==> flow/design.v <==
module  fir(
	input clk,
	input rst_n,			
	input enable,
	input [2:0] tap,		 
	input [15:0] data_in,		
	output [17:0] data_out,		
	output complete
);
localparam
a0 = 16'd1,	 
a1 = 16'd2,
a2 = 16'd2,
a3 = 16'd3,
a4 = 16'd3,
a5 = 16'd3;
reg [15:0] data_reg_0;	 
reg [15:0] data_reg_1;
reg [15:0] data_reg_2;
reg [15:0] data_reg_3;
reg [15:0] data_reg_4;
reg [15:0] data_reg_5;
reg [15:0] multiplication_0;	 
reg [15:0] multiplication_1;
reg [15:0] multiplication_2;
reg [15:0] multiplication_3;
reg [15:0] multiplication_4;
reg [15:0] multiplication_5;
reg [16:0] sum_1;	 
reg [16:0] sum_2;
reg [16:0] sum_3;
reg [17:0] result;  
reg mul_stage, add_stage1, add_stage2, output_stage;	 
always @ (posedge clk or negedge rst_n)
    begin
        if(!rst_n)
        	begin
        		mul_stage <= 1'b0;
        		add_stage1 <= 1'b0;
        		add_stage2 <= 1'b0;
				output_stage <= 1'b0;
        	end
        else
        	begin
        			mul_stage <= enable;
        			add_stage1 <= mul_stage;
        			add_stage2 <= add_stage1;
        			output_stage <= add_stage2;
        	end
    end
always @ (posedge clk or negedge rst_n)
    begin
        if(!rst_n)
        	begin
        		data_reg_0 <= 0;
        		data_reg_1 <= 0;
        		data_reg_2 <= 0;
        		data_reg_3 <= 0;
			data_reg_4 <= 0;
        		data_reg_5 <= 0;
        	end
        else
        	begin
				case (tap)
					3'd2:
					begin
						if (enable) 
							begin
								data_reg_0 <= data_in;
								data_reg_1 <= data_reg_0;
							end
						else 
							begin
								data_reg_0 <= data_reg_0;
								data_reg_1 <= data_reg_1;
							end
					end
					3'd3:
					begin
						if (enable) 
							begin
								data_reg_0 <= data_in;
								data_reg_1 <= data_reg_0;
								data_reg_2 <= data_reg_1;
							end
						else 
							begin
								data_reg_0 <= data_reg_0;
								data_reg_1 <= data_reg_1;
								data_reg_2 <= data_reg_2;
							end
					end
					3'd4:
					begin
						if (enable) 
							begin
								data_reg_0 <= data_in;
								data_reg_1 <= data_reg_0;
								data_reg_2 <= data_reg_1;
								data_reg_3 <= data_reg_2;
							end
						else 
							begin
								data_reg_0 <= data_reg_0;
								data_reg_1 <= data_reg_1;
								data_reg_2 <= data_reg_2;
								data_reg_3 <= data_reg_3;
							end
					end
					3'd5:
					begin
						if (enable) 
							begin
								data_reg_0 <= data_in;
								data_reg_1 <= data_reg_0;
								data_reg_2 <= data_reg_1;
								data_reg_3 <= data_reg_2;
								data_reg_4 <= data_reg_3;
							end
						else 
							begin
								data_reg_0 <= data_reg_0;
								data_reg_1 <= data_reg_1;
								data_reg_2 <= data_reg_2;
								data_reg_3 <= data_reg_3;
								data_reg_4 <= data_reg_4;
							end
					end
					3'd6:
					begin
						if (enable) 
							begin
								data_reg_0 <= data_in;
								data_reg_1 <= data_reg_0;
								data_reg_2 <= data_reg_1;
								data_reg_3 <= data_reg_2;
								data_reg_4 <= data_reg_3;
								data_reg_5 <= data_reg_4;
							end
						else 
							begin
								data_reg_0 <= data_reg_0;
								data_reg_1 <= data_reg_1;
								data_reg_2 <= data_reg_2;
								data_reg_3 <= data_reg_3;
								data_reg_4 <= data_reg_4;
								data_reg_5 <= data_reg_5;
							end
					end
				endcase
        	end
    end
always @ (posedge clk or negedge rst_n)
    begin
        if(!rst_n)
        	begin
        		multiplication_0 <= 0;
        		multiplication_1 <= 0;
        		multiplication_2 <= 0;
        		multiplication_3 <= 0;
			multiplication_4 <= 0;
        		multiplication_5 <= 0;
        	end
        else
        	begin
				case (tap)
					3'd2:
					begin
						if(mul_stage)
							begin
								multiplication_0 <= a0 * data_reg_0;
								multiplication_1 <= a1 * data_reg_1;
							end
						else 
							begin
								multiplication_0 <= multiplication_0;
								multiplication_1 <= multiplication_1;
							end
					end
					3'd3:
					begin
						if(mul_stage)
							begin
								multiplication_0 <= a0 * data_reg_0;
								multiplication_1 <= a1 * data_reg_1;
								multiplication_2 <= a2 * data_reg_2;
							end
						else 
							begin
								multiplication_0 <= multiplication_0;
								multiplication_1 <= multiplication_1;
								multiplication_2 <= multiplication_2;
							end
					end
					3'd4:
					begin
						if(mul_stage)
							begin
								multiplication_0 <= a0 * data_reg_0;
								multiplication_1 <= a1 * data_reg_1;
								multiplication_2 <= a2 * data_reg_2;
								multiplication_3 <= a3 * data_reg_3;
							end
						else 
							begin
								multiplication_0 <= multiplication_0;
								multiplication_1 <= multiplication_1;
								multiplication_2 <= multiplication_2;
								multiplication_3 <= multiplication_3;
							end
					end
					3'd5:
					begin
						if(mul_stage)
							begin
								multiplication_0 <= a0 * data_reg_0;
								multiplication_1 <= a1 * data_reg_1;
								multiplication_2 <= a2 * data_reg_2;
								multiplication_3 <= a3 * data_reg_3;
								multiplication_4 <= a4 * data_reg_4;
							end
						else 
							begin
								multiplication_0 <= multiplication_0;
								multiplication_1 <= multiplication_1;
								multiplication_2 <= multiplication_2;
								multiplication_3 <= multiplication_3;
								multiplication_4 <= multiplication_4;
							end
					end
					3'd6:
					begin
						if(mul_stage)
							begin
								multiplication_0 <= a0 * data_reg_0;
								multiplication_1 <= a1 * data_reg_1;
								multiplication_2 <= a2 * data_reg_2;
								multiplication_3 <= a3 * data_reg_3;
								multiplication_4 <= a4 * data_reg_4;
								multiplication_5 <= a5 * data_reg_5;
							end
						else 
							begin
								multiplication_0 <= multiplication_0;
								multiplication_1 <= multiplication_1;
								multiplication_2 <= multiplication_2;
								multiplication_3 <= multiplication_3;
								multiplication_4 <= multiplication_4;
								multiplication_5 <= multiplication_5;
							end
					end
				endcase
        	end
    end
always @ (posedge clk or negedge rst_n)
    begin
        if(!rst_n)
        	begin
        		sum_1 <= 0;
        		sum_2 <= 0;
			sum_3 <= 0;
        	end
        else
        	begin
				case (tap)
					3'd2:
					begin
						if (add_stage1) 
							begin
								sum_1 <= multiplication_0 + multiplication_1;
								sum_2 <= 0;
							end
						else 
							begin
								sum_1 <= sum_1;
								sum_2 <= sum_2;
							end
					end
					3'd3:
					begin
						if (add_stage1) 
							begin
								sum_1 <= multiplication_0 + multiplication_1;
								sum_2 <= multiplication_2; 
							end
						else 
							begin
								sum_1 <= sum_1;
								sum_2 <= sum_2;
							end
					end
					3'd4:
					begin
						if (add_stage1) 
							begin
								sum_1 <= multiplication_0 + multiplication_1;
								sum_2 <= multiplication_2 + multiplication_3; 
							end
						else 
							begin
								sum_1 <= sum_1;
								sum_2 <= sum_2;
							end
					end
					3'd5:
					begin
						if (add_stage1) 
							begin
								sum_1 <= multiplication_0 + multiplication_1;
								sum_2 <= multiplication_2 + multiplication_3; 
								sum_3 <= multiplication_4;
							end
						else 
							begin
								sum_1 <= sum_1;
								sum_2 <= sum_2;
								sum_3 <= sum_3;
							end
					end
					3'd6:
					begin
						if (add_stage1) 
							begin
								sum_1 <= multiplication_0 + multiplication_1;
								sum_2 <= multiplication_2 + multiplication_3; 
								sum_3 <= multiplication_4 + multiplication_5; 
							end
						else 
							begin
								sum_1 <= sum_1;
								sum_2 <= sum_2;
								sum_3 <= sum_3;
							end
					end
				endcase
        	end
    end
always @ (posedge clk or negedge rst_n)
      begin
          if(!rst_n)
          	begin
          		result <= 0;
          	end
          else
          	begin
				case (tap)
					3'd2:
					begin
						if (add_stage2) 
							begin
								result <= sum_2 + sum_1;
							end
						else 
							begin
								result <= result;
							end
					end
					3'd3:
					begin
						if (add_stage2) 
							begin
								result <= sum_2 + sum_1;
							end
						else 
							begin
								result <= result;
							end
					end
					3'd4:
					begin
						if (add_stage2) 
							begin
								result <= sum_2 + sum_1;
							end
						else 
							begin
								result <= result;
							end
					end
					3'd5:
					begin
						if (add_stage2) 
							begin
								result <= sum_2 + sum_1 + sum_3;
							end
						else 
							begin
								result <= result;
							end
					end
					3'd6:
					begin
						if (add_stage2) 
							begin
								result <= sum_2 + sum_1 + sum_3;
							end
						else 
							begin
								result <= result;
							end
					end
				endcase
          	end
      end
assign data_out = result;	 
assign complete = output_stage;
endmodule
== Reports on fir ==
The steps from the RTL of fir to its reports follow in flow order.
Line numbers count from 1 in the design file above.
A cell with n/a has no value.

* Top module: fir
* Clock port: clk
* Standard-cell library: sky130hd
* Corner: tt_025C_1v80

== Elaborated design ==
Source: Yosys, flattened and elaborated, memories not mapped. Widths are those after wreduce. Registers that Yosys merges into a memory's read port (data or address) are not register bits. Print and check cells do not count.

* $add $sub $neg: 5
* Multipliers: 3
* Divide/modulo/power cells: 0
* Magnitude comparators: 0
* Equality and inequality tests: 21
* Shifts and indexed selects: 0
* Muxes and demuxes: 32
* Bitwise gates (word level): 0
* Reductions and logical operators: 23

{| class="wikitable"
|+ Operators with widths
! kind !! count
|-
| two-way mux 16 bit || 20
|-
| two-way mux 17 bit || 7
|-
| multiplier 2 x 16 -> 16 bit (first input constant) || 3
|-
| adder 16 x 16 -> 17 bit || 3
|-
| parallel mux 17 bit (select 3 bit) || 1
|-
| parallel mux 18 bit (select 2 bit) || 1
|-
| two-way mux 18 bit || 2
|-
| parallel mux 17 bit (select 2 bit) || 1
|-
| inequality test 2 x 1 -> 1 bit (second input constant) || 12
|-
| AND reduction 2 bit || 11
|-
| adder 17 x 17 -> 18 bit || 1
|-
| adder 18 x 17 -> 18 bit || 1
|-
| equality test 3 bit (second input constant) || 3
|-
| inequality test 2 bit (second input constant) || 4
|-
| equality test 3 x 2 -> 1 bit (second input constant) || 2
|-
| AND reduction 3 bit || 2
|-
| OR reduction 3 bit || 2
|-
| nonzero test 5 bit || 1
|-
| OR reduction 5 bit || 1
|-
| AND reduction 4 bit || 1
|-
| nonzero test 4 bit || 1
|-
| OR reduction 4 bit || 1
|-
| nonzero test 3 bit || 1
|-
| nonzero test 2 bit || 1
|-
| OR reduction 2 bit || 1
|}

* Bits in registers: 265
* Bits in latches: 0
* RAM bits: 0
* Bits in read-only memories: 0
* Clocked read ports x word width: 0
* Memory cells: 0
* Bits of input ports: 22
* Output and inout bits: 19
* Elaborated cells: 104

== Longest topological paths ==
Longest topological path by Yosys (ltp), each cell counted once; first at word level (registers and memories cut), then after technology mapping (sequential cells cut; the memories' decode and read muxes count).

* Word-level depth: 4
* ABC_AREA: 1
* Gate-level depth with buffers: 25
* Mapped depth without buffers: 25

== Netlist ==
Yosys stat after the flow's synthesis: flattened, memories mapped to cells. It holds for the ABC_AREA given above (unset counts as 0); a run with the other value may have another netlist.
The area totals of this step are shown rounded.

* Standard cells after synthesis: 2253
* Synthesis area: 16600 µm²
* Sequential area: 6580 µm²
* Flip-flops: 263
* Buffers: 50

{| class="wikitable"
|+ Cell types
! cell type !! count !! total area (µm²)
|-
| sky130_fd_sc_hd__dfrtp_1 || 263 || 6.58E+03
|-
| sky130_fd_sc_hd__nand2_1 || 713 || 2.68E+03
|-
| sky130_fd_sc_hd__ha_1 || 122 || 1.53E+03
|-
| sky130_fd_sc_hd__o21ai_0 || 206 || 1.03E+03
|-
| sky130_fd_sc_hd__inv_1 || 247 || 927.139
|-
| sky130_fd_sc_hd__nand3_1 || 148 || 740.71
|-
| sky130_fd_sc_hd__a21oi_1 || 131 || 655.629
|-
| sky130_fd_sc_hd__nor2_1 || 157 || 589.315
|-
| sky130_fd_sc_hd__xnor2_1 || 25 || 218.96
|-
| sky130_fd_sc_hd__xor2_1 || 24 || 210.202
|-
| sky130_fd_sc_hd__buf_2 || 36 || 180.173
|-
| sky130_fd_sc_hd__fa_1 || 8 || 160.154
|-
| sky130_fd_sc_hd__nand3b_1 || 18 || 135.13
|-
| sky130_fd_sc_hd__nor3_1 || 20 || 100.096
|-
| sky130_fd_sc_hd__a21o_1 || 12 || 90.086
|-
| sky130_fd_sc_hd__or2_2 || 13 || 81.328
|-
| sky130_fd_sc_hd__and2_1 || 12 || 75.072
|-
| sky130_fd_sc_hd__o21ai_1 || 13 || 65.062
|}

Other cell types: 22; their cells: 85.

== Worst setup path after synthesis ==
Path of least setup slack by OpenSTA after synthesis, without wires, with an ideal clock, recovery checks aside; 20% of the period is set as input and as output delay. Where synthesis merged equal registers, the netlist keeps one of their names.

* Path kind: register -> register
* Start: reg sum_1[0]
* End: reg result[13]
* Period: 4000 ps
* Setup time: 116 ps
* Launch time at the first pin: 0 ps
* Arrival: 2638 ps
* Data required time: 3884 ps
* Slack: 1246 ps
* Delay of the path: 2754 ps
* Stages on the path: 24
* Buffers on the path: 0
* Synthesis period reached: 2754 ps

"delay of the path" = arrival - input delay + setup time.
"stages on the path" counts driving pins, that of a launching flip-flop among them; a cell with two outputs on the path counts twice.
"synthesis period reached" = period - worst setup slack (recovery checks aside). The figure is calculated, with input and output delays left at 20% of the set period.
Between the ends stands the longest chain of elaborated cells between them, by number of cells; it is not shown to be the way that was timed. Of several equally long chains one is given.
A line is the first line of the expression or statement that the cell stems from. Yosys adds cells for indexed reads and writes and turns some case tables into memories.
A register here has more assigning lines than the two given.

* Cells stage by stage: sky130_fd_sc_hd__dfrtp_1 sky130_fd_sc_hd__ha_1 sky130_fd_sc_hd__inv_1 sky130_fd_sc_hd__fa_1 sky130_fd_sc_hd__inv_1 sky130_fd_sc_hd__nand3_1 sky130_fd_sc_hd__nand2_1 sky130_fd_sc_hd__nand2_1 sky130_fd_sc_hd__nand2_1 sky130_fd_sc_hd__nand2_1 sky130_fd_sc_hd__nand2_1 sky130_fd_sc_hd__nand2_1 sky130_fd_sc_hd__and2_1 sky130_fd_sc_hd__ha_1 sky130_fd_sc_hd__nand2_1 sky130_fd_sc_hd__inv_1 sky130_fd_sc_hd__nand2_1 sky130_fd_sc_hd__inv_1 sky130_fd_sc_hd__a21oi_1 sky130_fd_sc_hd__nand3b_1 sky130_fd_sc_hd__nand3_1 sky130_fd_sc_hd__nand2_1 sky130_fd_sc_hd__nand2_1 sky130_fd_sc_hd__nand2_1
* Cells in the longest elaborated chain: 4
* Elaborated cells between the ends (all ways): 5
* Those cells by class: 2 x add/sub; 3 x mux

{| class="wikitable"
|+ Ends and longest elaborated chain, post-synthesis
! what !! line !! RTL
|-
| from (decl) || 29 || <nowiki>reg [16:0] sum_1;</nowiki>
|-
| from (assign) || 270 || <nowiki>sum_1 <= multiplication_0 + multiplication_1;</nowiki>
|-
| from (assign) || 275 || <nowiki>sum_1 <= sum_1;</nowiki>
|-
| adder 17 x 17 -> 18 bit || 384 || <nowiki>result <= sum_2 + sum_1 + sum_3;</nowiki>
|-
| adder 18 x 17 -> 18 bit || 384 ||
|-
| two-way mux 18 bit || 382 || <nowiki>if (add_stage2)</nowiki>
|-
| parallel mux 18 bit (select 2 bit) || 346 || <nowiki>case (tap)</nowiki>
|-
| to (assign) || 351 || <nowiki>result <= sum_2 + sum_1;</nowiki>
|-
| to (assign) || 355 || <nowiki>result <= result;</nowiki>
|-
| to (decl) || 32 || <nowiki>reg [17:0] result;</nowiki>
|}

== Timing after layout ==
From the final timing report of flow run A: the path of least setup slack in the routed layout; clock arrival at registers is part of the times.
The path's times are printed in steps of 10 ps; the period is the one set.

* Path kind: register -> register
* Start: reg sum_2[0]
* End: reg result[17]
* Period: 4000 ps
* Setup time: 110 ps
* Launch time at the first pin: 570 ps
* Arrival: 3740 ps
* Data required time: 4460 ps
* Slack: 720 ps
* Stages on the path: 23
* Buffers on the path: 0

Between the ends stands the longest chain of elaborated cells between them, by number of cells; it is not shown to be the way that was timed. Of several equally long chains one is given.
A register here has more assigning lines than the two given.

* Cells stage by stage: sky130_fd_sc_hd__dfrtp_1 sky130_fd_sc_hd__ha_1 sky130_fd_sc_hd__inv_1 sky130_fd_sc_hd__fa_1 sky130_fd_sc_hd__inv_1 sky130_fd_sc_hd__nand3_1 sky130_fd_sc_hd__nand2_1 sky130_fd_sc_hd__nand2_1 sky130_fd_sc_hd__nand2_1 sky130_fd_sc_hd__nand2_1 sky130_fd_sc_hd__nand2_1 sky130_fd_sc_hd__nand2_1 sky130_fd_sc_hd__and2_1 sky130_fd_sc_hd__ha_1 sky130_fd_sc_hd__nand2_1 sky130_fd_sc_hd__inv_1 sky130_fd_sc_hd__nand2_1 sky130_fd_sc_hd__nor3_1 sky130_fd_sc_hd__nand2_1 sky130_fd_sc_hd__nand2_1 sky130_fd_sc_hd__nand3_1 sky130_fd_sc_hd__nand3_1 sky130_fd_sc_hd__nand2_1
* Cells in the longest elaborated chain: 4
* Elaborated cells between the ends (all ways): 5
* Those cells by class: 2 x add/sub; 3 x mux

{| class="wikitable"
|+ Ends and longest elaborated chain, post-layout
! what !! line !! RTL
|-
| from (decl) || 30 || <nowiki>reg [16:0] sum_2;</nowiki>
|-
| from (assign) || 276 || <nowiki>sum_2 <= sum_2;</nowiki>
|-
| from (assign) || 284 || <nowiki>sum_2 <= multiplication_2;</nowiki>
|-
| adder 17 x 17 -> 18 bit || 384 || <nowiki>result <= sum_2 + sum_1 + sum_3;</nowiki>
|-
| adder 18 x 17 -> 18 bit || 384 ||
|-
| two-way mux 18 bit || 382 || <nowiki>if (add_stage2)</nowiki>
|-
| parallel mux 18 bit (select 2 bit) || 346 || <nowiki>case (tap)</nowiki>
|-
| to (assign) || 351 || <nowiki>result <= sum_2 + sum_1;</nowiki>
|-
| to (assign) || 355 || <nowiki>result <= result;</nowiki>
|-
| to (decl) || 32 || <nowiki>reg [17:0] result;</nowiki>
|}

Subject: fir on sky130hd, stored results

Hello all,

Module fir, platform sky130hd: 4 stored runs of the flow (Yosys, OpenROAD) with differing settings, in no particular order. Input and output delays are each 20% of the period that was set; the output load is 0.01 pF.
The measured numbers are rounded.

=== Flow run A ===
{| class="wikitable"
! Setting !! Value
|-
| ABC_AREA || 1
|-
| CAP_MARGIN || 25
|-
| CELL_PAD_IN_SITES_DETAIL_PLACEMENT || 1
|-
| CORE_UTILIZATION || 55
|-
| CTS_CLUSTER_DIAMETER || 327
|-
| GPL_ROUTABILITY_DRIVEN || 0
|-
| HOLD_SLACK_MARGIN || 0.13
|-
| MAX_ROUTING_LAYER || met4
|-
| SETUP_SLACK_MARGIN || -0.05
|-
| period_ns || 4.0
|-
| CORE_MARGIN || 2
|-
| SLEW_MARGIN || 20
|-
! Result !! Value
|-
| Final utilization || 62.2%
|-
| Netlist area reported by Yosys || 16600 µm²
|-
| Lowest setup slack || 717 ps
|-
| Die footprint || 31600 µm²
|-
| Standard-cell area after layout || 18500 µm²
|-
| Total negative slack || 0 ps
|}

=== Flow run B ===
{| class="wikitable"
! Setting !! Value
|-
| ABC_AREA || 0
|-
| CELL_PAD_IN_SITES_DETAIL_PLACEMENT || 1
|-
| CORE_UTILIZATION || 44
|-
| GPL_ROUTABILITY_DRIVEN || 0
|-
| GPL_TIMING_DRIVEN || 0
|-
| MAX_ROUTING_LAYER || met4
|-
| PLACE_DENSITY_LB_ADDON || 0.3
|-
| SLEW_MARGIN || 0
|-
| period_ns || 4.55
|-
| CAP_MARGIN || 20
|-
| CORE_MARGIN || 2
|-
! Result !! Value
|-
| Final utilization || 50.6%
|-
| Netlist area reported by Yosys || 15000 µm²
|-
| Lowest setup slack || 333 ps
|-
| Die footprint || 35500 µm²
|-
| Standard-cell area after layout || 17000 µm²
|-
| Total negative slack || 0 ps
|}

=== Flow run C ===
{| class="wikitable"
! Setting !! Value
|-
| CAP_MARGIN || 10
|-
| CORE_ASPECT_RATIO || 1.52
|-
| CORE_UTILIZATION || 63
|-
| CTS_CLUSTER_DIAMETER || 323
|-
| CTS_CLUSTER_SIZE || 71
|-
| SETUP_SLACK_MARGIN || 0.36
|-
| SLEW_MARGIN || 20
|-
| period_ns || 4.38
|-
| CORE_MARGIN || 2
|-
! Result !! Value
|-
| Final utilization || 68.2%
|-
| Netlist area reported by Yosys || 15000 µm²
|-
| Lowest setup slack || 562 ps
|-
| Die footprint || 25000 µm²
|-
| Standard-cell area after layout || 15900 µm²
|-
| Total negative slack || 0 ps
|}

=== Flow run D ===
{| class="wikitable"
! Setting !! Value
|-
| CAP_MARGIN || 25
|-
| CELL_PAD_IN_SITES_GLOBAL_PLACEMENT || 3
|-
| CORE_MARGIN || 9
|-
| CORE_UTILIZATION || 41
|-
| CTS_CLUSTER_DIAMETER || 110
|-
| CTS_CLUSTER_SIZE || 58
|-
| GPL_ROUTABILITY_DRIVEN || 0
|-
| GPL_TIMING_DRIVEN || 1
|-
| MAX_ROUTING_LAYER || met5
|-
| MIN_ROUTING_LAYER || met2
|-
| PLACE_DENSITY_LB_ADDON || 0.29
|-
| TNS_END_PERCENT || 50
|-
| period_ns || 2.19
|-
| SLEW_MARGIN || 20
|-
! Result !! Value
|-
| Final utilization || 55.0%
|-
| Netlist area reported by Yosys || 15000 µm²
|-
| Lowest setup slack || -1370 ps
|-
| Die footprint || 43700 µm²
|-
| Standard-cell area after layout || 19700 µm²
|-
| Total negative slack || -22100 ps
|}

Thanks
